==> flow/design.v <==
`timescale 1ns / 1ns  
module paddle_control(
    input clk,
    input en,
    input resetn,
    input [1:0] go,  
	 input [8:0] ball_x,
	 input [7:0] ball_y,
	 output reg [2:0] PADDLE_HIT,
    output reg draw,
	 output reg [8:0] current_state
    );
    reg [8:0] next_state; 
    localparam  BRICK_WIDTH = 8'd16,
					 BRICK_HEIGHT = 8'd8,
					 PADDLE_WIDTH= 8'd32,  
					 PADDLE_HEIGHT = 8'd2,
					 PADDLE_SIZE = 8'd32,
					 PADDLE_Y_POS = 9'd220;    
    always @(posedge clk)
    if(en) begin
		if(resetn) begin
         case (current_state)
					9'd8: current_state <= 2'd2 * go[0] + current_state;  
					9'd280: current_state <= current_state - (2'd2 * go[1]);  
            default: current_state <= (2'd2 * go[0]) - (2'd2 * go[1]) + current_state;  
         endcase
			if (go[0] || go[1]) draw <= 1'b1;
			else draw <= 1'b0;
		end
		if(resetn == 1'b0) begin
			draw <= 1'b1;
			current_state <= 9'd152;
		end
    end  
	 always@(posedge clk) if(en) begin
		PADDLE_HIT <= 0;
		if(ball_y >= PADDLE_Y_POS && ball_y <= PADDLE_Y_POS + 9'd3 && ball_x >= current_state && ball_x <= current_state + PADDLE_WIDTH)  
			PADDLE_HIT <= ((ball_x - current_state) / 9'd8) + 1'b1;
	 end
endmodule
`timescale 1ns / 1ns  
module ball_control(input clk, 
	input en,
	input reset,
	input [2:0] PADDLE_HIT,
	output reg [8:0] x,
	output reg [7:0] y,
	output reg BRICK_HIT,
	output reg [8:0] brick_x,
	output reg [7:0] brick_y
	);
	localparam LEFT_UP = 3'd0, UP_LEFT = 3'd1, UP_RIGHT = 3'd2, RIGHT_UP = 3'd3, LEFT_DOWN = 3'd4, DOWN_LEFT = 3'd5, DOWN_RIGHT = 3'd6, RIGHT_DOWN = 3'd7,
					LEFT_WALL_X = 9'd12,
					TOP_WALL_Y = 8'd20,
					RIGHT_WALL_X = 9'd320 - 9'd12,
					BRICK_WIDTH = 9'd32, BRICK_HEIGHT = 8'd4,
					BRICK_ONE_X = 9'd100, BRICK_ONE_Y = 8'd60,
					BRICK_TWO_X = 9'd150, BRICK_TWO_Y = 8'd60,
					BRICK_THREE_X = 9'd200, BRICK_THREE_Y = 8'd60;
	reg [8:0] d_x;
	reg [7:0] d_y;
	reg [2:0] current_direction;
	reg [1:0] WALL_HIT; 
	reg [2:0] status;  
	always @(posedge clk) if(en) begin
		case(current_direction)
			LEFT_UP: begin
				d_x <= -9'd2;
				d_y <= -8'd1;
			end
			UP_LEFT: begin
				d_x <= -9'd1;
				d_y <= -8'd2;
			end
			UP_RIGHT: begin
				d_x <= 9'd1;
				d_y <= -8'd2;
			end
			RIGHT_UP: begin
				d_x <= 9'd2;
				d_y <= -8'd1;
			end
			LEFT_DOWN: begin
				d_x <= -9'd2;
				d_y <= 8'd1;
			end
			DOWN_LEFT: begin
				d_x <= -9'd1;
				d_y <= 8'd2;
			end
			DOWN_RIGHT: begin
				d_x <= 9'd1;
				d_y <= 8'd2;
			end
			RIGHT_DOWN: begin
				d_x <= 9'd2;
				d_y <= 8'd1;
			end
		endcase
		if(!reset) begin
			x <= 9'd160;
			y <= 8'd218;
			current_direction <= UP_RIGHT; 
			d_x <= 9'd1;
			d_y <= -8'd2;
		end
		if(!reset) begin 
			status <= 3'b111;
			BRICK_HIT <= 1'b0;
		end
		BRICK_HIT <= 1'b0;
		if(y >= BRICK_ONE_Y && y <= (BRICK_ONE_Y + BRICK_HEIGHT) && x >= BRICK_ONE_X && x <= (BRICK_ONE_X + BRICK_WIDTH) && status[0] == 1'b1) begin
			BRICK_HIT <= 1'b1;
			brick_x <= BRICK_ONE_X; brick_y <= BRICK_ONE_Y;
			status[0] <= 1'b0;
			if(current_direction == LEFT_UP || current_direction == UP_LEFT || current_direction == RIGHT_UP || current_direction == UP_RIGHT)
				current_direction <= ((x - BRICK_ONE_X) / 9'd8) + 3'd4;
			else 
				current_direction <= (x - BRICK_ONE_X) / 9'd8;
		end
		if(y >= BRICK_TWO_Y && y <= (BRICK_TWO_Y + BRICK_HEIGHT) && x >= BRICK_TWO_X && x <= (BRICK_TWO_X + BRICK_WIDTH) && status[1] == 1'b1) begin
			BRICK_HIT <= 1'b1;
			brick_x <= BRICK_TWO_X; brick_y <= BRICK_TWO_Y;
			status[1] <= 1'b0;
			if(current_direction == LEFT_UP || current_direction == UP_LEFT || current_direction == RIGHT_UP || current_direction == UP_RIGHT)
				current_direction <= ((x - BRICK_TWO_X) / 9'd8) + 3'd4;
			else 
				current_direction <= (x - BRICK_TWO_X) / 9'd8;
		end
		if(y >= BRICK_THREE_Y && y <= (BRICK_THREE_Y + BRICK_HEIGHT) && x >= BRICK_THREE_X && x <= (BRICK_THREE_X + BRICK_WIDTH) && status[2] == 1'b1) begin
			BRICK_HIT <= 1'b1;
			brick_x <= BRICK_THREE_X; brick_y <= BRICK_THREE_Y;
			status[2] <= 1'b0;
			if(current_direction == LEFT_UP || current_direction == UP_LEFT || current_direction == RIGHT_UP || current_direction == UP_RIGHT)
				current_direction <= ((x - BRICK_THREE_X) / 9'd8) + 3'd4;
			else 
				current_direction <= (x - BRICK_THREE_X) / 9'd8;
		end
		if(reset && PADDLE_HIT !== 0) current_direction <= PADDLE_HIT - 3'b1;
		if(reset && WALL_HIT !== 0) begin
			case(WALL_HIT)
				2'd1: begin case(current_direction)
							LEFT_UP: begin current_direction <= RIGHT_UP;
											d_x <= 9'd2;
											d_y <= -8'd1;
										end
							UP_LEFT: begin current_direction <= UP_RIGHT;
											d_x <= 9'd1;
											d_y <= -8'd2;
										end
							LEFT_DOWN: begin current_direction <= RIGHT_DOWN;
												d_x <= 9'd2;
												d_y <= 8'd1;
											end
							DOWN_LEFT: begin current_direction <= DOWN_RIGHT;
												d_x <= 9'd1;
												d_y <= 8'd2;
											end
						endcase
					end
				2'd2: begin case(current_direction)
							LEFT_UP: begin current_direction <= LEFT_DOWN;
											d_x <= -9'd2;
											d_y <= 8'd1;
										end
							UP_LEFT: begin current_direction <= DOWN_LEFT;
											d_x <= -9'd1;
											d_y <= 8'd2;
										end
							RIGHT_UP: begin current_direction <= RIGHT_DOWN;
											d_x <= 9'd2;
											d_y <= 8'd1;
										end
							UP_RIGHT: begin current_direction <= DOWN_RIGHT;
												d_x <= 9'd1;
												d_y <= 8'd2;
										end
						endcase
					end
				2'd3: begin case(current_direction)
							RIGHT_UP: begin current_direction <= LEFT_UP;
											d_x <= -9'd2;
											d_y <= -8'd1;
										end
							UP_RIGHT: begin current_direction <= UP_LEFT;
											d_x <= -9'd1;
											d_y <= -8'd2;
										end
							RIGHT_DOWN: begin current_direction <= LEFT_DOWN;
												d_x <= -9'd2;
												d_y <= 8'd1;
										end
							DOWN_RIGHT: begin current_direction <= DOWN_LEFT;
												d_x <= -9'd2;
												d_y <= 8'd1;
										end
						endcase
					end
			endcase
		end
		if(reset) begin 
			x <= x + d_x;
			y <= y + d_y;
		end
		if(y >= 8'd235 && y <= 8'd240) begin
			d_x <= 1'b0;
			d_y <= 1'b0;
		end
	end
	always @(posedge clk) if(en) begin
		if(!reset) WALL_HIT <= 2'b0;
		else begin
			if(x <= LEFT_WALL_X) WALL_HIT <= 2'd1; 
			else begin
				if(y <= TOP_WALL_Y) WALL_HIT <= 2'd2;
				else begin
					if(x >= RIGHT_WALL_X) WALL_HIT <= 2'd3;
					else WALL_HIT <= 2'b0;
				end
			end
		end
	end
endmodule
`timescale 1ns / 1ns  
module new_draw(input clk,
	input reset,
	input [8:0] paddle_pos,
	input p_draw,
	input [8:0] ball_x,
	input [7:0] ball_y,
	input fps,
	input BRICK_HIT,
	input [8:0] brick_x,
	input [7:0] brick_y,
	output reg [8:0] x,
	output reg [7:0] y,
	output reg [2:0] color,
	output reg wren);
	reg [30:0] current_state, next_state;	
	reg [8:0] current_paddle;
	reg [8:0] current_ball_x;
	reg [7:0] current_ball_y;
	reg [3:0] current_brick;
	reg paddle_draw;
	reg ball_draw;
	reg brick_hit;
	reg [15:0] wall_draw_progress;
	reg [6:0] paddle_draw_progress;
	reg [31:0] reset_progress;
	reg [8:0] brick_draw_progress;
	localparam  PADDLE_SIZE = 8'd64,
					INIT = 32'd0,
					LEFT_WALL_FINISHED = INIT + 32'd1920,
					TOP_WALL_FINISHED = LEFT_WALL_FINISHED + 32'd2560,
					RIGHT_WALL_FINISHED = TOP_WALL_FINISHED + 32'd1920,
					DRAW_BRICKS = RIGHT_WALL_FINISHED + 1,
					BRICKS_FINISHED = DRAW_BRICKS + 32'd128,
					WAIT = BRICKS_FINISHED + 1'd1,
					PADDLE_ERASE_START = WAIT + 1'd1,
					PADDLE_DRAW_START = PADDLE_ERASE_START + PADDLE_SIZE + 1'd1,
					PADDLE_CYCLE_END = PADDLE_DRAW_START + PADDLE_SIZE + 1'd1,
					BALL_ERASE = PADDLE_CYCLE_END + 1,
					BALL_DRAW = BALL_ERASE + 2'd2,
					BALL_CYCLE_END = BALL_DRAW + 2'd2,
					RESET_START = BRICK_ERASE_END + 1'b1,
					RESET_END = RESET_START + 32'd76800,
					BRICK_ERASE_START = BALL_CYCLE_END + 1'b1,
					BRICK_ERASE_END = BRICK_ERASE_START + 8'd128;
	always @(posedge clk) begin
		case (current_state)
			WAIT: next_state <= ball_draw ? BALL_ERASE : (paddle_draw ? PADDLE_ERASE_START: WAIT);  
			PADDLE_CYCLE_END: next_state <= (ball_draw ? BALL_ERASE : WAIT);
			BALL_CYCLE_END: next_state <= (brick_hit ? BRICK_ERASE_START : WAIT);
			BRICKS_FINISHED: begin
				if(current_brick < 3'd3) next_state <= DRAW_BRICKS;
				else next_state <= WAIT;
			end
			BRICK_ERASE_END: next_state <= (paddle_draw ? PADDLE_ERASE_START : WAIT);
			RESET_END: next_state <= INIT;
			default: next_state <= current_state + 1'd1;
		endcase			
		if(!reset) begin
			current_state <= INIT;
		end
		else current_state <= next_state;
	end
	always @(posedge clk) begin
		if(fps) ball_draw <= 1'b1;
		if(BRICK_HIT) brick_hit <= 1'b1;
		if(!reset) begin 
			brick_hit <= 1'b0;
			current_brick <= 3'b0;
		end
		case (current_state)
			INIT: begin 
				wall_draw_progress <= 16'd0;
				wren <= 1'b1;
			end	
			LEFT_WALL_FINISHED: begin
				wall_draw_progress <= 16'd0;
			end
			TOP_WALL_FINISHED: begin
				wall_draw_progress <= 16'd0;
			end
			WAIT: begin
				paddle_draw <= p_draw;
				wren <= 1'b0;
			end
			PADDLE_ERASE_START: begin 
				wren <= 1'b1;
				paddle_draw_progress <= 6'd0;
			end
			PADDLE_DRAW_START: begin
				paddle_draw_progress <= 6'd0;
				current_paddle <= paddle_pos;
			end
			PADDLE_CYCLE_END: paddle_draw <= 1'b0;
			BALL_ERASE: wren <= 1'b1;
			BALL_DRAW: begin
				current_ball_x <= ball_x;
				current_ball_y <= ball_y;
			end
			BALL_CYCLE_END: ball_draw <= 1'b0;
			RESET_START: begin 
				wren <= 1'b1;
				reset_progress <= 32'd0;
				y <= 8'd8;
			end
			DRAW_BRICKS: begin 
				wren <= 1'b1;
				brick_draw_progress <= 9'd0;
				current_brick <= current_brick + 1'b1;
			end
			BRICKS_FINISHED: wren <= 1'b0;
			BRICK_ERASE_START: brick_draw_progress <= 9'd0;
			BRICK_ERASE_END: brick_hit <= 1'b0;
			default: begin
				if(INIT < current_state && current_state < LEFT_WALL_FINISHED) begin
					color <= 3'b100;
					x <= wall_draw_progress % 4'd8;
					y <= wall_draw_progress / 4'd8;
				end
				if(LEFT_WALL_FINISHED < current_state && current_state < TOP_WALL_FINISHED) begin
					color <= 3'b100;
					x <= wall_draw_progress % 9'd320;
					y <= wall_draw_progress / 9'd320;
				end
				if(TOP_WALL_FINISHED < current_state && current_state < RIGHT_WALL_FINISHED) begin
					color <= 3'b100;
					x <= 9'd320 - (wall_draw_progress % 4'd8);
					y <= wall_draw_progress / 4'd8;
				end
				if(PADDLE_ERASE_START < current_state && current_state < PADDLE_DRAW_START) begin
					color <= 3'b000;
					x <= current_paddle + (paddle_draw_progress % 6'd32);
					y <= 9'd220 + (paddle_draw_progress / 6'd32);
				end
				if(PADDLE_DRAW_START < current_state && current_state < PADDLE_CYCLE_END) begin
					color <= 3'b001;
					x <= current_paddle + (paddle_draw_progress % 6'd32);
					y <= 9'd220 + (paddle_draw_progress / 6'd32);
				end
				if(BALL_ERASE < current_state && current_state < BALL_DRAW) begin
					color <= 3'b000;
					x <= current_ball_x;
					y <= current_ball_y;
				end
				if(BALL_DRAW < current_state && current_state < BALL_CYCLE_END) begin
					color <= 3'b010;
					x <= current_ball_x;
					y <= current_ball_y;
				end
				if(RESET_START < current_state && current_state < RESET_END) begin
					color<= 3'b000;
					x <= reset_progress % 9'd320;
					y <= reset_progress / 9'd320;
				end
				if(DRAW_BRICKS < current_state && current_state < BRICKS_FINISHED && current_brick == 4'd1) begin
					color <= 3'b110;
					x <= 9'd100 + (brick_draw_progress % 9'd32);
					y <= 8'd60 + (brick_draw_progress / 8'd32);
				end
				if(DRAW_BRICKS < current_state && current_state < BRICKS_FINISHED && current_brick == 4'd2) begin
					color <= 3'b110;
					x <= 9'd150 + (brick_draw_progress % 9'd32);
					y <= 8'd60 + (brick_draw_progress / 8'd32);
				end
				if(DRAW_BRICKS < current_state && current_state < BRICKS_FINISHED && current_brick == 4'd3) begin
					color <= 3'b110;
					x <= 9'd200 + (brick_draw_progress % 9'd32);
					y <= 8'd60 + (brick_draw_progress / 8'd32);
				end
				if(BRICK_ERASE_START < current_state && current_state < BRICK_ERASE_END) begin
					wren <= 1'b1;
					color <= 3'b000;
					x <= brick_x + (brick_draw_progress % 9'd32);
					y <= brick_y + (brick_draw_progress / 8'd32);
				end
				wall_draw_progress <= wall_draw_progress + 1'b1;
				paddle_draw_progress <= paddle_draw_progress + 1'b1;
				reset_progress <= reset_progress + 1'b1;
				brick_draw_progress <= brick_draw_progress + 1'b1;
			end
		endcase
		if(!reset) begin
			x <= 9'd0;
			y <= 8'd0;
			color <= 3'b000;
			paddle_draw <= 1'b0;
			current_paddle <= 9'd152;
			current_ball_x <= 9'd160;
			current_ball_y <= 8'd218;
		end
	end
endmodule
`timescale 1ns / 1ns  
module breakout
	(
		input         clk,
		input         resetn,        
		input  [1:0]  go,            
		input         paddle_tick,   
		input         ball_tick,     
		output [8:0]  x,
		output [7:0]  y,
		output [2:0]  colour,
		output        plot
	);
	 wire draw_paddle;
	 wire[8:0] paddle_pos;
	 wire[8:0] ball_x; wire [7:0] ball_y;
	 wire[2:0] BALL_HIT;
	 wire BRICK_HIT;
	 wire [8:0] brick_x;
	 wire [7:0] brick_y;
	 wire fps_clock = paddle_tick | ~resetn;
	 wire thirty_clock = ball_tick | ~resetn;
	paddle_control PC(.clk(clk), .en(fps_clock), .resetn(resetn), .go(go), .ball_x(ball_x), .ball_y(ball_y), .draw(draw_paddle), .current_state(paddle_pos), .PADDLE_HIT(BALL_HIT));
	ball_control BC(.clk(clk), .en(thirty_clock), .reset(resetn), .x(ball_x), .y(ball_y), .PADDLE_HIT(BALL_HIT), .BRICK_HIT(BRICK_HIT), .brick_x(brick_x), .brick_y(brick_y));
	new_draw ND(.clk(clk), .reset(resetn), .paddle_pos(paddle_pos), .p_draw(draw_paddle), .ball_x(ball_x), .ball_y(ball_y), .x(x), .y(y), .color(colour), .wren(plot), .fps(thirty_clock), .BRICK_HIT(BRICK_HIT), .brick_x(brick_x), .brick_y(brick_y));
endmodule
# Step by step through the tools: breakout
# Each step is given for the RTL above and for the edited RTL.
# Lines under "before" count in the file above, lines under "after" in the edited file.
# "diff" is "after" less "before", of the values as shown; "change_rel_pct" is that difference over "before", in percent.
# Operators: Yosys type, input widths -> output width; for muxes data width and select width s.
# Cell names lack the library's common part.
# Not given: --
[inputs] design="breakout" clock_port="clk" cell_library="sky130hd" corner="tt_025C_1v80"

# Edit of the RTL
# The edit as a unified diff against the file above.
# The edited RTL no longer does the same as the RTL above: the edit was made by script, with no optimisation intended.
# begin of diff
@@ -234,5 +234,5 @@
 	input [8:0] brick_x,
 	input [7:0] brick_y,
-	output reg [8:0] x,
+	output reg [6:0] x,
 	output reg [7:0] y,
 	output reg [2:0] color,
# end of diff

# After elaboration
# Source: Yosys, flattened and elaborated, memories not mapped. Widths are those after wreduce. Print and check cells do not count. Equal cells are merged and count once.
# Yosys's memory passes give these memory sizes; they may raise the number of words (mostly to a power of two), join words into wider ones and drop unused or constant bits.
[bits] element="reg_bits" before=243 after=236 diff=-7 change_rel_pct=-2.88
[bits] element="rom_bits" before=136 after=136 diff=0 change_rel_pct=0.00
[bits] element="clocked_rd_ports_x_width" before=17 after=17 diff=0 change_rel_pct=0.00
[bits] element="mem_count" before=1 after=1 diff=0 change_rel_pct=0.00
[bits] element="in_bits" before=6 after=6 diff=0 change_rel_pct=0.00
[bits] element="out_inout_bits" before=21 after=21 diff=0 change_rel_pct=0.00
[memory_table] element="mem_shapes" before="8x17 r1 w0" after="8x17 r1 w0"
[op_classes] element="add_sub_neg" before=30 after=30 diff=0 change_rel_pct=0.00
[op_classes] element="div_mod_pow" before=4 after=4 diff=0 change_rel_pct=0.00
[op_classes] element="n_cmp" before=38 after=38 diff=0 change_rel_pct=0.00
[op_classes] element="eq_ne" before=36 after=36 diff=0 change_rel_pct=0.00
[op_classes] element="n_mux" before=87 after=87 diff=0 change_rel_pct=0.00
[op_classes] element="n_logic" before=6 after=6 diff=0 change_rel_pct=0.00
[op_classes] element="reduce_logical" before=67 after=67 diff=0 change_rel_pct=0.00
[op_table] operator="$mux 7" before=1 after=14 diff=13 change_rel_pct=1300.00
[op_table] operator="$mux 9" before=14 after=2 diff=-12 change_rel_pct=-85.71
[op_table] operator="$add 8x5->9 const A" before=2 after=0 diff=-2 change_rel_pct=-100.00
[op_table] operator="$add 7x5->7" before=0 after=2 diff=2
[op_table] operator="$add 7x5->7 const A" before=0 after=2 diff=2
[op_table] operator="$mux 8" before=16 after=15 diff=-1 change_rel_pct=-6.25
[op_table] operator="$add 7x5->8 const A" before=1 after=0 diff=-1 change_rel_pct=-100.00
[op_table] operator="$add 8x5->9" before=1 after=0 diff=-1 change_rel_pct=-100.00
[op_table] operator="$add 9x5->9" before=1 after=0 diff=-1 change_rel_pct=-100.00
[op_table] operator="$sub 9x3->9 const A" before=1 after=0 diff=-1 change_rel_pct=-100.00
[op_table] operator="$add 5x5->6 const A" before=0 after=1 diff=1
[op_table] operator="$sub 7x3->7 const A" before=0 after=1 diff=1
[op_table] operator="$logic_and 1x1->1" before=29 after=29 diff=0 change_rel_pct=0.00
[op_table] operator="$mux 3" before=22 after=22 diff=0 change_rel_pct=0.00
[op_table] operator="$eq 31x13->1 const B" before=13 after=13 diff=0 change_rel_pct=0.00
[op_table] operator="$reduce_or 2->1" before=11 after=11 diff=0 change_rel_pct=0.00
[op_table] operator="$lt 13x31->1 const A" before=8 after=8 diff=0 change_rel_pct=0.00
[op_table] operator="$lt 31x13->1 const B" before=8 after=8 diff=0 change_rel_pct=0.00
[op_table] operator="$reduce_and 2->1" before=7 after=7 diff=0 change_rel_pct=0.00
[op_table] operator="$mux 1" before=6 after=6 diff=0 change_rel_pct=0.00
[op_table] operator="$eq 3x3->1 const B" before=4 after=4 diff=0 change_rel_pct=0.00
[op_table] operator="$logic_or 1x1->1" before=4 after=4 diff=0 change_rel_pct=0.00
[op_table] operator="$ne 2x1->1 const B" before=4 after=4 diff=0 change_rel_pct=0.00
[op_table] operator="$not 1->1" before=4 after=4 diff=0 change_rel_pct=0.00
[op_table] operator="$pmux 9 s2" before=4 after=4 diff=0 change_rel_pct=0.00
[op_table] operator="$add 3x3->3 const B" before=3 after=3 diff=0 change_rel_pct=0.00
[op_table] operator="$le 9x8->1 const B" before=3 after=3 diff=0 change_rel_pct=0.00
[op_table] operator="$mux 10" before=3 after=3 diff=0 change_rel_pct=0.00
# Not every row of either side is listed.

# Longest topological paths
# Depth = most cells in a row (Yosys ltp): at word level without a register or memory, in the mapped netlist without a sequential cell, where the memories' decode and read muxes count.
[logic_depth] element="ltp_word" before=15 after=15 diff=0 change_rel_pct=0.00
[logic_depth] element="abc_area" before="0" after="0"
[logic_depth] element="depth_mapped" before=35 after=37 diff=2 change_rel_pct=5.71
[logic_depth] element="mapped_depth_nobuf" before=28 after=30 diff=2 change_rel_pct=7.14

# Mapped cells and area
# Yosys stat after the flow's synthesis: flattened, memories mapped to cells. It holds for the ABC_AREA given above (unset counts as 0); a run with the other value may have another netlist.
[synth_totals] element="stdcells" before=2193 after=2022 diff=-171 change_rel_pct=-7.80
[synth_totals] element="synth_area_um2" before=17815.8 after=16798.6 diff=-1017.2 change_rel_pct=-5.71
[synth_totals] element="seq_area_um2" before=5895.7 after=5745.5 diff=-150.2 change_rel_pct=-2.55
[synth_totals] element="flip_flops" before=236 after=229 diff=-7 change_rel_pct=-2.97
[synth_totals] element="buffers" before=120 after=116 diff=-4 change_rel_pct=-3.33
[types] type="nor2_1" before=260 after=223 diff=-37 change_rel_pct=-14.23
[types] type="nand3_1" before=106 after=77 diff=-29 change_rel_pct=-27.36
[types] type="a21oi_1" before=118 after=132 diff=14 change_rel_pct=11.86
[types] type="clkbuf_1" before=90 after=78 diff=-12 change_rel_pct=-13.33
[types] type="nand4_1" before=37 after=25 diff=-12 change_rel_pct=-32.43
[types] type="and3_1" before=36 after=25 diff=-11 change_rel_pct=-30.56
[types] type="a211oi_1" before=24 after=14 diff=-10 change_rel_pct=-41.67
[types] type="nand2_1" before=248 after=239 diff=-9 change_rel_pct=-3.63
[types] type="o21ai_1" before=17 after=8 diff=-9 change_rel_pct=-52.94
[types] type="o211ai_1" before=19 after=27 diff=8 change_rel_pct=42.11
[types] type="o221ai_1" before=10 after=18 diff=8 change_rel_pct=80.00
[types] type="a31oi_1" before=31 after=24 diff=-7 change_rel_pct=-22.58
[types] type="nand2b_1" before=26 after=33 diff=7 change_rel_pct=26.92
[types] type="nor2b_1" before=26 after=19 diff=-7 change_rel_pct=-26.92
[types] type="dfxtp_1" before=119 after=113 diff=-6 change_rel_pct=-5.04
[types] type="nor4_1" before=25 after=19 diff=-6 change_rel_pct=-24.00
[types] type="or3_1" before=19 after=13 diff=-6 change_rel_pct=-31.58
[types] type="o22ai_1" before=16 after=10 diff=-6 change_rel_pct=-37.50
# Not every row of either side is listed.
# The figures by module come from a second, unflattened synthesis with its own total; it is not the netlist above.
[unflattened] element="hier_cells" before=2498 after=2390 diff=-108 change_rel_pct=-4.32
[unflattened] element="area_unflattened_um2" before=20221.9 after=19444.9 diff=-777.0 change_rel_pct=-3.84
# Each row is one instance without its submodules.
[by_module_before] mod="new_draw" instances=1 cells=1966 mod_area_um2=15327.2 seq_area_um2=4294.1
[by_module_before] mod="ball_control" instances=1 cells=386 mod_area_um2=3550.9 seq_area_um2=1261.2
[by_module_before] mod="paddle_control" instances=1 cells=144 mod_area_um2=1331.3 seq_area_um2=360.3
[by_module_before] mod="breakout" instances=1 cells=2 mod_area_um2=12.5 seq_area_um2=0.0
[by_module_after] mod="new_draw" instances=1 cells=1855 mod_area_um2=14531.4 seq_area_um2=4174.0
[by_module_after] mod="ball_control" instances=1 cells=386 mod_area_um2=3550.9 seq_area_um2=1261.2
[by_module_after] mod="paddle_control" instances=1 cells=144 mod_area_um2=1331.3 seq_area_um2=360.3
[by_module_after] mod="breakout" instances=1 cells=5 mod_area_um2=31.3 seq_area_um2=0.0

# Path before layout
# Source: OpenSTA report_checks on the synthesized netlist (no wires, ideal clock, input and output delay 20% of the period each), path of least setup slack; recovery checks are left aside. Register names are those of the netlist, which keeps one name where synthesis merged equal registers.
[synth_path] element="path_kind" before="flip-flop to flip-flop" after="flip-flop to flip-flop"
[synth_path] element="start" before="register ND.reset_progress[27]" after="register ND.reset_progress[28]"
[synth_path] element="end" before="register ND.x[8]" after="register ND.x[6]"
[synth_path] element="clock_period_ns" before=20.0 after=20.0 diff=0.0 change_rel_pct=0.00
[synth_path] element="setup_ns" before=0.140 after=0.120 diff=-0.020
[synth_path] element="launch_ns" before=0.000 after=0.000 diff=0.000
[synth_path] element="t_arrival_ns" before=6.811 after=6.839 diff=0.028 change_rel_pct=0.41
[synth_path] element="required_ns" before=19.860 after=19.880 diff=0.020 change_rel_pct=0.10
[synth_path] element="setup_slack_ns" before=13.049 after=13.041 diff=-0.008
[synth_path] element="path_delay_ns" before=6.951 after=6.959 diff=0.008 change_rel_pct=0.12
[synth_path] element="driving_pins" before=33 after=34 diff=1 change_rel_pct=3.03
[synth_path] element="path_buffers" before=6 after=3 diff=-3 change_rel_pct=-50.00
[synth_path] element="period_less_setup_slack_ns" before=6.951 after=6.959 diff=0.008 change_rel_pct=0.12
# "path_delay_ns" is the arrival time less input delay plus setup time.
# "driving_pins": output pins that drive a net of the path, with the launching flip-flop's if there is one; two outputs of one cell count as two.
# "period_less_setup_slack_ns" is the clock period less the worst setup slack; recovery checks do not enter. This is arithmetic on one report: input and output delays are still those of the set period (20% each).
# Between the ends stands the longest chain of elaborated cells between them, by number of cells; it is not shown to be the way that was timed. Of several equally long chains one is given.
# Each line given opens the expression or statement behind the cell; cells for indexed reads and writes are added by Yosys, which also makes memories of some case tables.
# At most two assigning lines are given for a register; there are more.
[synth_via_before] cell_sequence="edfxtp_1 buf_4 nor2_1 o22ai_2 a21oi_4 nand2_2 or4_4 buf_6 a311oi_2 xnor2_1 nor4b_1 a21oi_1 o21a_1 buf_2 and4_1 a211oi_2 o211ai_2 o2bb2ai_1 buf_4 and3_1 o22a_1 nor4_4 nand3_1 nor3b_2 o22ai_4 buf_2 a21oi_1 a211oi_2 buf_2 o32ai_1 a221o_1 a31oi_1 a21oi_1" elab_chain_len=6
[synth_lines_before] element="from (decl)" line_no=250 source="reg [31:0] reset_progress;"
[synth_lines_before] element="from (assign)" line_no=327 source="reset_progress <= 32'd0;"
[synth_lines_before] element="from (assign)" line_no=402 source="reset_progress <= reset_progress + 1'b1;"
[synth_lines_before] element="$mod 32x9->32" line_no=376 source="x <= reset_progress % 9'd320;"
[synth_lines_before] element="$mux 9" line_no=374 source="if(RESET_START < current_state && current_state < RESET_END) begin"
[synth_lines_before] element="$mux 9" line_no=379 source="if(DRAW_BRICKS < current_state && current_state < BRICKS_FINISHED && current_brick == 4'd1) begin"
[synth_lines_before] element="$mux 9" line_no=384 source="if(DRAW_BRICKS < current_state && current_state < BRICKS_FINISHED && current_brick == 4'd2) begin"
[synth_lines_before] element="$mux 9" line_no=389 source="if(DRAW_BRICKS < current_state && current_state < BRICKS_FINISHED && current_brick == 4'd3) begin"
[synth_lines_before] element="$mux 9" line_no=394 source="if(BRICK_ERASE_START < current_state && current_state < BRICK_ERASE_END) begin"
[synth_lines_before] element="to (assign)" line_no=391 source="x <= 9'd200 + (brick_draw_progress % 9'd32);"
[synth_lines_before] element="to (assign)" line_no=397 source="x <= brick_x + (brick_draw_progress % 9'd32);"
[synth_lines_before] element="to (decl)" line_no=236 source="output reg [8:0] x,"
[synth_via_after] cell_sequence="edfxtp_1 buf_4 and4_1 a311o_1 a211oi_2 buf_6 mux2_2 a32oi_2 o2111a_1 o21ai_0 a221o_1 nand2_1 mux2_2 mux2i_1 and2_1 clkbuf_1 nor3_1 a41oi_1 a41oi_1 a311oi_2 o22a_1 o211a_2 nor2_1 and3_1 a2111oi_2 o2111ai_2 mux2i_1 a221oi_1 a31o_1 maj3_2 o21ai_2 xnor2_1 o221ai_1 o2bb2ai_1" elab_chain_len=6
[synth_lines_after] element="from (decl)" line_no=250 source="reg [31:0] reset_progress;"
[synth_lines_after] element="from (assign)" line_no=327 source="reset_progress <= 32'd0;"
[synth_lines_after] element="from (assign)" line_no=402 source="reset_progress <= reset_progress + 1'b1;"
[synth_lines_after] element="$mod 32x9->32" line_no=376 source="x <= reset_progress % 9'd320;"
[synth_lines_after] element="$mux 7" line_no=374 source="if(RESET_START < current_state && current_state < RESET_END) begin"
[synth_lines_after] element="$mux 7" line_no=379 source="if(DRAW_BRICKS < current_state && current_state < BRICKS_FINISHED && current_brick == 4'd1) begin"
[synth_lines_after] element="$mux 7" line_no=384 source="if(DRAW_BRICKS < current_state && current_state < BRICKS_FINISHED && current_brick == 4'd2) begin"
[synth_lines_after] element="$mux 7" line_no=389 source="if(DRAW_BRICKS < current_state && current_state < BRICKS_FINISHED && current_brick == 4'd3) begin"
[synth_lines_after] element="$mux 7" line_no=394 source="if(BRICK_ERASE_START < current_state && current_state < BRICK_ERASE_END) begin"
[synth_lines_after] element="to (assign)" line_no=391 source="x <= 9'd200 + (brick_draw_progress % 9'd32);"
[synth_lines_after] element="to (assign)" line_no=397 source="x <= brick_x + (brick_draw_progress % 9'd32);"
[synth_lines_after] element="to (decl)" line_no=236 source="output reg [6:0] x,"

# Timing after layout
# Path of least setup slack in the final report of the runs of pair 1 (OpenROAD, finished layout, wires in). Where an end is a register, its clock arrival counts in the times.
[layout_path] element="path_kind" before="flip-flop to flip-flop" after="flip-flop to flip-flop"
[layout_path] element="start" before="register ND.reset_progress[30]" after="register ND.reset_progress[28]"
[layout_path] element="end" before="register ND.x[6]" after="register ND.x[6]"
[layout_path] element="clock_period_ns" before=9.36 after=9.36 diff=0.00 change_rel_pct=0.00
[layout_path] element="setup_ns" before=0.09 after=0.07 diff=-0.02
[layout_path] element="launch_ns" before=0.51 after=0.52 diff=0.01 change_rel_pct=1.96
[layout_path] element="t_arrival_ns" before=9.19 after=9.10 diff=-0.09 change_rel_pct=-0.98
[layout_path] element="required_ns" before=9.82 after=9.84 diff=0.02 change_rel_pct=0.20
[layout_path] element="setup_slack_ns" before=0.64 after=0.74 diff=0.10
[layout_path] element="driving_pins" before=28 after=33 diff=5 change_rel_pct=17.86
[layout_path] element="path_buffers" before=0 after=2 diff=2
# Between the ends stands the longest chain of elaborated cells between them, by number of cells; it is not shown to be the way that was timed. Of several equally long chains one is given.
# At most two assigning lines are given for a register; there are more.
[layout_via_before] cell_sequence="edfxtp_1 or4b_1 a31oi_2 a211o_2 mux2i_1 o221ai_1 a311oi_4 nor4_1 o31ai_1 o21a_1 o22ai_1 a211oi_2 o211ai_4 o2bb2ai_1 and3_1 o22a_1 nor4_4 nand3_1 nor3b_2 o22ai_4 o32ai_1 o21ai_1 o2111a_1 nor4_1 a311o_1 a22o_1 xor2_1 a311oi_2" elab_chain_len=6
[layout_lines_before] element="from (decl)" line_no=250 source="reg [31:0] reset_progress;"
[layout_lines_before] element="from (assign)" line_no=327 source="reset_progress <= 32'd0;"
[layout_lines_before] element="from (assign)" line_no=402 source="reset_progress <= reset_progress + 1'b1;"
[layout_lines_before] element="$mod 32x9->32" line_no=376 source="x <= reset_progress % 9'd320;"
[layout_lines_before] element="$mux 9" line_no=374 source="if(RESET_START < current_state && current_state < RESET_END) begin"
[layout_lines_before] element="$mux 9" line_no=379 source="if(DRAW_BRICKS < current_state && current_state < BRICKS_FINISHED && current_brick == 4'd1) begin"
[layout_lines_before] element="$mux 9" line_no=384 source="if(DRAW_BRICKS < current_state && current_state < BRICKS_FINISHED && current_brick == 4'd2) begin"
[layout_lines_before] element="$mux 9" line_no=389 source="if(DRAW_BRICKS < current_state && current_state < BRICKS_FINISHED && current_brick == 4'd3) begin"
[layout_lines_before] element="$mux 9" line_no=394 source="if(BRICK_ERASE_START < current_state && current_state < BRICK_ERASE_END) begin"
[layout_lines_before] element="to (assign)" line_no=391 source="x <= 9'd200 + (brick_draw_progress % 9'd32);"
[layout_lines_before] element="to (assign)" line_no=397 source="x <= brick_x + (brick_draw_progress % 9'd32);"
[layout_lines_before] element="to (decl)" line_no=236 source="output reg [8:0] x,"
[layout_via_after] cell_sequence="edfxtp_1 or4b_4 nor2_2 a211oi_2 buf_4 nor4_2 o2111ai_1 nor2_1 nor4b_1 o21a_2 a2111oi_4 or2_1 o221ai_1 a211oi_2 buf_4 nor2_1 a21oi_1 o221ai_1 o2bb2ai_2 o22a_1 o211a_2 nor2_1 and3_1 a2111oi_2 o2111ai_2 nor2_1 nand2_1 a21oi_1 a211oi_2 a2111oi_0 a211oi_1 o221ai_1 o2bb2ai_1" elab_chain_len=6
[layout_lines_after] element="from (decl)" line_no=250 source="reg [31:0] reset_progress;"
[layout_lines_after] element="from (assign)" line_no=327 source="reset_progress <= 32'd0;"
[layout_lines_after] element="from (assign)" line_no=402 source="reset_progress <= reset_progress + 1'b1;"
[layout_lines_after] element="$mod 32x9->32" line_no=376 source="x <= reset_progress % 9'd320;"
[layout_lines_after] element="$mux 7" line_no=374 source="if(RESET_START < current_state && current_state < RESET_END) begin"
[layout_lines_after] element="$mux 7" line_no=379 source="if(DRAW_BRICKS < current_state && current_state < BRICKS_FINISHED && current_brick == 4'd1) begin"
[layout_lines_after] element="$mux 7" line_no=384 source="if(DRAW_BRICKS < current_state && current_state < BRICKS_FINISHED && current_brick == 4'd2) begin"
[layout_lines_after] element="$mux 7" line_no=389 source="if(DRAW_BRICKS < current_state && current_state < BRICKS_FINISHED && current_brick == 4'd3) begin"
[layout_lines_after] element="$mux 7" line_no=394 source="if(BRICK_ERASE_START < current_state && current_state < BRICK_ERASE_END) begin"
[layout_lines_after] element="to (assign)" line_no=391 source="x <= 9'd200 + (brick_draw_progress % 9'd32);"
[layout_lines_after] element="to (assign)" line_no=397 source="x <= brick_x + (brick_draw_progress % 9'd32);"
[layout_lines_after] element="to (decl)" line_no=236 source="output reg [6:0] x,"

# Layout results
# Runs of the flow (Yosys, OpenROAD) on both versions; the two runs of a pair have the same settings. The constraints put input and output delay at 20% of the set period each and load the outputs with 0.01 pF.
[settings_pair_1] CORE_UTILIZATION=40 period_ns=9.36 CAP_MARGIN=20 CORE_MARGIN=2 SLEW_MARGIN=20
[measured_pair_1] element="ys_area_um2" before=17815.8 after=16798.6 diff=-1017.2 change_rel_pct=-5.71
[measured_pair_1] element="die_um2" before=46244.4 after=43651.7 diff=-2592.7 change_rel_pct=-5.61
[measured_pair_1] element="finalCellArea_um2" before=19384.8 after=18296.3 diff=-1088.5 change_rel_pct=-5.62
[measured_pair_1] element="fin_util_frac" before=0.439 after=0.439 diff=0.000
[measured_pair_1] element="setup_ws_ns" before=0.636 after=0.740 diff=0.104
[measured_pair_1] element="tns_setup_ns" before=0.000 after=0.000 diff=0.000
[measured_pair_1] element="ws_hold_ns" before=0.430 after=0.429 diff=-0.001
[measured_pair_1] element="design_power_mw" before=3.797 after=3.712 diff=-0.085 change_rel_pct=-2.24
[measured_pair_1] element="period_less_ws_ns" before=8.724 after=8.620 diff=-0.104 change_rel_pct=-1.19
[settings_pair_2] CAP_MARGIN=10 CORE_MARGIN=8 CORE_UTILIZATION=23 CTS_CLUSTER_SIZE=32 GPL_ROUTABILITY_DRIVEN=1 HOLD_SLACK_MARGIN=0.01 PLACE_DENSITY_LB_ADDON=0.14 TNS_END_PERCENT=70 period_ns=9.66 SLEW_MARGIN=20
[measured_pair_2] element="ys_area_um2" before=17815.8 after=16798.6 diff=-1017.2 change_rel_pct=-5.71
[measured_pair_2] element="die_um2" before=86621.3 after=81941.9 diff=-4679.4 change_rel_pct=-5.40
[measured_pair_2] element="finalCellArea_um2" before=20130.6 after=19029.5 diff=-1101.1 change_rel_pct=-5.47
[measured_pair_2] element="fin_util_frac" before=0.261 after=0.262 diff=0.001
[measured_pair_2] element="setup_ws_ns" before=0.570 after=0.908 diff=0.338
[measured_pair_2] element="tns_setup_ns" before=0.000 after=0.000 diff=0.000
[measured_pair_2] element="ws_hold_ns" before=0.425 after=0.429 diff=0.004
[measured_pair_2] element="design_power_mw" before=3.869 after=3.813 diff=-0.056 change_rel_pct=-1.45
[measured_pair_2] element="period_less_ws_ns" before=9.090 after=8.752 diff=-0.338 change_rel_pct=-3.72
# "period_less_ws_ns" = clock period - worst setup slack. The figure is calculated, with input and output delays left at 20% of the set period.
# "design_power_mw" is the tool's figure for a default switching activity; nothing was simulated.
